==> flow/design.v <==
module dual_port_ram #(
  parameter DATA_WIDTH = 8,
  parameter ADDR_WIDTH = 6
)(
  input logic clk,
  input logic rst,
  input logic [DATA_WIDTH-1 : 0] data1,
  input logic [ADDR_WIDTH-1 : 0] addr1,
  input logic enable1,
  input logic [DATA_WIDTH-1 : 0] data2,
  input logic [ADDR_WIDTH-1 : 0] addr2,
  input logic enable2,
  output logic [DATA_WIDTH-1 : 0] q1,
  output logic [DATA_WIDTH-1 : 0] q2
);
  logic [DATA_WIDTH-1 : 0] ram[0 : 2**(ADDR_WIDTH)-1];
  always@(posedge clk) begin
    if(rst) begin
      q1 <= 0;
      q2 <= 0;
    end else begin
      if (enable1) begin
        ram[addr1] <= data1;
      end else begin
        q1 <= ram[addr1];
      end 
      if (enable2) begin
        ram[addr2] <= data2;
      end else begin
        q2 <= ram[addr2];
      end 
    end 
  end
endmodule
Reports on dual_port_ram
What the tools print for dual_port_ram, step after step.
Line numbers count from 1 in the design file above.
Cell names lack the library's common part.
A cell with - has no value.

inputs
  design top = dual_port_ram
  clock input = clk
  library = sky130hd
  corner = tt_025C_1v80

Word-level counts
Source: Yosys, flattened and elaborated, memories not mapped. Widths are those after wreduce; folded enables and synchronous resets count as part of the registers. Registers that Yosys merges into a memory's read port (data or address) are not register bits. Print and check cells do not count. Equal cells are merged and count once.
Memory sizes are those after Yosys's memory passes, which may raise the word count (mostly to a power of two), join words into wider ones and drop unused or constant bits.

word-level totals
  register bits after elaboration = 0
  bits in writable memories = 512
  word width x clocked read ports = 16
  memory cells = 1
  input port bits = 32
  output and inout port bits = 16
  cells after elaboration = 15

operators by class
  multiplexer cells = 12
  reduce/logical cells = 2

memory list
  name  words  bits a word  rd ports  wr ports  line  text
  ram   64     8            2         2         16    logic [DATA_WIDTH-1 : 0] ram[0 : 2**(ADDR_WIDTH)-1];

operator list
  operator          number
  8-bit 2-to-1 mux  4
  6-bit 2-to-1 mux  4
  1-bit 2-to-1 mux  4
  1-bit zero test   2

Longest topological paths
Longest topological path by Yosys (ltp), each cell counted once; first at word level (registers and memories cut), then after technology mapping (sequential cells cut; the memories' decode and read muxes count).

depth
  depth in word-level cells = 2
  ABC_AREA = 0
  mapped depth = 10
  mapped depth without buffers = 6

After synthesis
Yosys stat after the flow's synthesis: flattened, memories mapped to cells. It holds for the ABC_AREA given above (unset counts as 0); a run with the other value may have another netlist.

mapped netlist
  mapped cells = 2444
  cell area after synthesis = 31844.3 um2
  sequential area = 15695.1 um2
  flip-flop cells = 528
  buffer cells = 281

cell types
  type      number  area in all (um2)
  edfxtp_1  512     1.54E+04
  mux2_2    561     6.32E+03
  mux4_2    67      1.51E+03
  a221oi_1  130     1.14E+03
  mux2i_1   93      930.893
  clkbuf_1  156     585.562
  a22oi_1   71      533.011
  o21ai_0   80      400.384
  o22ai_1   62      387.872
  buf_2     71      355.341
  nand2_1   94      352.838
  a21oi_1   70      350.336
  dfxtp_1   16      320.307
  mux2_1    26      292.781
  nor2_1    72      270.259
  a221o_1   24      240.23
  a22o_1    22      192.685
  nor2_2    29      181.424

Other cell types: 59; their cells: 288.

Timing after synthesis
Path of least setup slack by OpenSTA after synthesis, without wires, with an ideal clock, recovery checks aside; 20% of the period is set as input and as output delay. Where synthesis merged equal registers, the netlist keeps one of their names.

timing path post-synthesis
  kind = input port to flip-flop
  start = input enable1
  end = memory ram[3][0]
  period = 10.0 ns
  input delay = 2.000 ns
  setup time = 0.388 ns
  time at the first pin = 2.000 ns
  arrival = 3.723 ns
  data required time = 9.612 ns
  slack = 5.889 ns
  path delay = 2.111 ns
  stages on the path = 5
  buffers on the path = 1
  period reached after synthesis = 4.111 ns

"path delay" is the arrival time less input delay plus setup time.
"stages on the path" counts driving pins, that of a launching flip-flop among them; a cell with two outputs on the path counts twice.
"period reached after synthesis" = period - worst setup slack (recovery checks aside). The figure is calculated, with input and output delays left at 20% of the set period.
Between the ends stands the longest chain of elaborated cells between them, by number of cells; it is not shown to be the way that was timed. Of several equally long chains one is given.
A line is the first line of the expression or statement that the cell stems from. Yosys adds cells for indexed reads and writes and turns some case tables into memories.
Only ways into the end's enable, where the timed path ends, are counted here.

on the way, post-synthesis
  cells stage by stage = buf_2 > clkinv_1 > nor2_1 > nand3_1 > o32ai_1
  length of the longest elaborated chain = 2
  elaborated cells on any way between the ends = 4
  source lines of those cells = 2
  those cells by class = mux (4)

ends and longest elaborated chain, post-synthesis
  item                line  text
  start: declaration  9     input logic enable1,
  6-bit 2-to-1 mux    22    if (enable1) begin
  6-bit 2-to-1 mux    18    if(rst) begin
  end: declaration    16    logic [DATA_WIDTH-1 : 0] ram[0 : 2**(ADDR_WIDTH)-1];

Path in the finished layout
Path of least setup slack in the final report of flow run 1 (OpenROAD, finished layout, wires in). Where an end is a register, its clock arrival counts in the times.

timing path after layout
  kind = input port to flip-flop
  start = input addr1[0]
  end = register q1[6]
  period = 4.39 ns
  input delay = 0.88 ns
  setup time = 0.11 ns
  time at the first pin = 0.88 ns
  arrival = 3.78 ns
  data required time = 4.92 ns
  slack = 1.14 ns
  stages on the path = 8
  buffers on the path = 3

on the way, after layout
  cells stage by stage = buf_4 > buf_4 > nor2b_4 > and2_1 > buf_4 > a222oi_1 > o22ai_1 > o41a_1

ends and longest elaborated chain, after layout
  item                line  text
  start: declaration  8     input logic [ADDR_WIDTH-1 : 0] addr1,
  end: declaration    13    output logic [DATA_WIDTH-1 : 0] q1,

No chain of elaborated cells between the ends is given.

## Implementation results

Design dual_port_ram on sky130hd. What follows are 5 stored runs of the flow, each under its own settings; their order means nothing. The constraints put input and output delay at 20% of the set period each and load the outputs with 0.01 pF.
"achieved period": clock period set for the run, less the worst setup slack. It is reckoned from that one timing run; input and output delays stay at 20% of the period that was set.
"worst setup path time" means the part of the period allowed to the worst setup path (the constraints hold back 20% at inputs and 20% at outputs) less its slack; where the path has registers, the arrival times of their clocks count too.
"power consumption": no workload was simulated; the value follows from the tool's default switching activity.
A setting shown as . is not set for that run.
Among the results, . means that no value is shown for the run.

name                                   flow run 1               flow run 2               flow run 3  flow run 4               flow run 5
CELL_PAD_IN_SITES_DETAIL_PLACEMENT     0                        .                        1           2                        .
CORE_ASPECT_RATIO                      0.5                      .                        1.36        0.7                      1.23
CORE_UTILIZATION                       23                       30                       61          30                       66
MAX_ROUTING_LAYER                      met4                     .                        met5        met5                     .
PLACE_DENSITY                          0.62                     .                        .           .                        .
period_ns                              4.39                     3.5                      10.0        10.0                     3.07
CAP_MARGIN                             20                       20                       20          20                       25
CORE_MARGIN                            2                        2                        6           8                        2
SLEW_MARGIN                            20                       20                       15          10                       20
CELL_PAD_IN_SITES_GLOBAL_PLACEMENT     .                        .                        3           1                        0
CTS_CLUSTER_SIZE                       .                        .                        50          95                       .
GPL_ROUTABILITY_DRIVEN                 .                        .                        0           1                        .
MIN_ROUTING_LAYER                      .                        .                        met2        .                        met1
PLACE_DENSITY_LB_ADDON                 .                        .                        0.15        0.07                     0.07
GPL_TIMING_DRIVEN                      .                        .                        .           0                        .
TNS_END_PERCENT                        .                        .                        .           50                       .
CTS_CLUSTER_DIAMETER                   .                        .                        .           .                        302
SETUP_SLACK_MARGIN                     .                        .                        .           .                        0.39
utilization after layout (%)           27.2                     35.7                     .           34.9                     77.4
achieved period (ns)                   3.251                    3.089                    .           7.141                    2.700
overall die area (um2)                 141627.0                 108771.0                 .           116995.0                 50030.8
worst setup path time (ns)             2.37                     2.39                     .           5.14                     2.09
critical path kind                     input port to flip-flop  input port to flip-flop  .           input port to flip-flop  input port to flip-flop
power consumption (mW)                 12.473                   15.902                   .           6.023                    17.740
sum of negative setup slack (ns)       0.000                    0.000                    .           0.000                    0.000
area of the synthesized netlist (um2)  31844.3                  31844.3                  .           31844.3                  31844.3
final worst hold slack (ns)            0.594                    0.546                    .           0.553                    0.556
smallest setup slack (ns)              1.139                    0.411                    .           2.859                    0.370

Flow run 3: incomplete, placement halted on FLW-0024
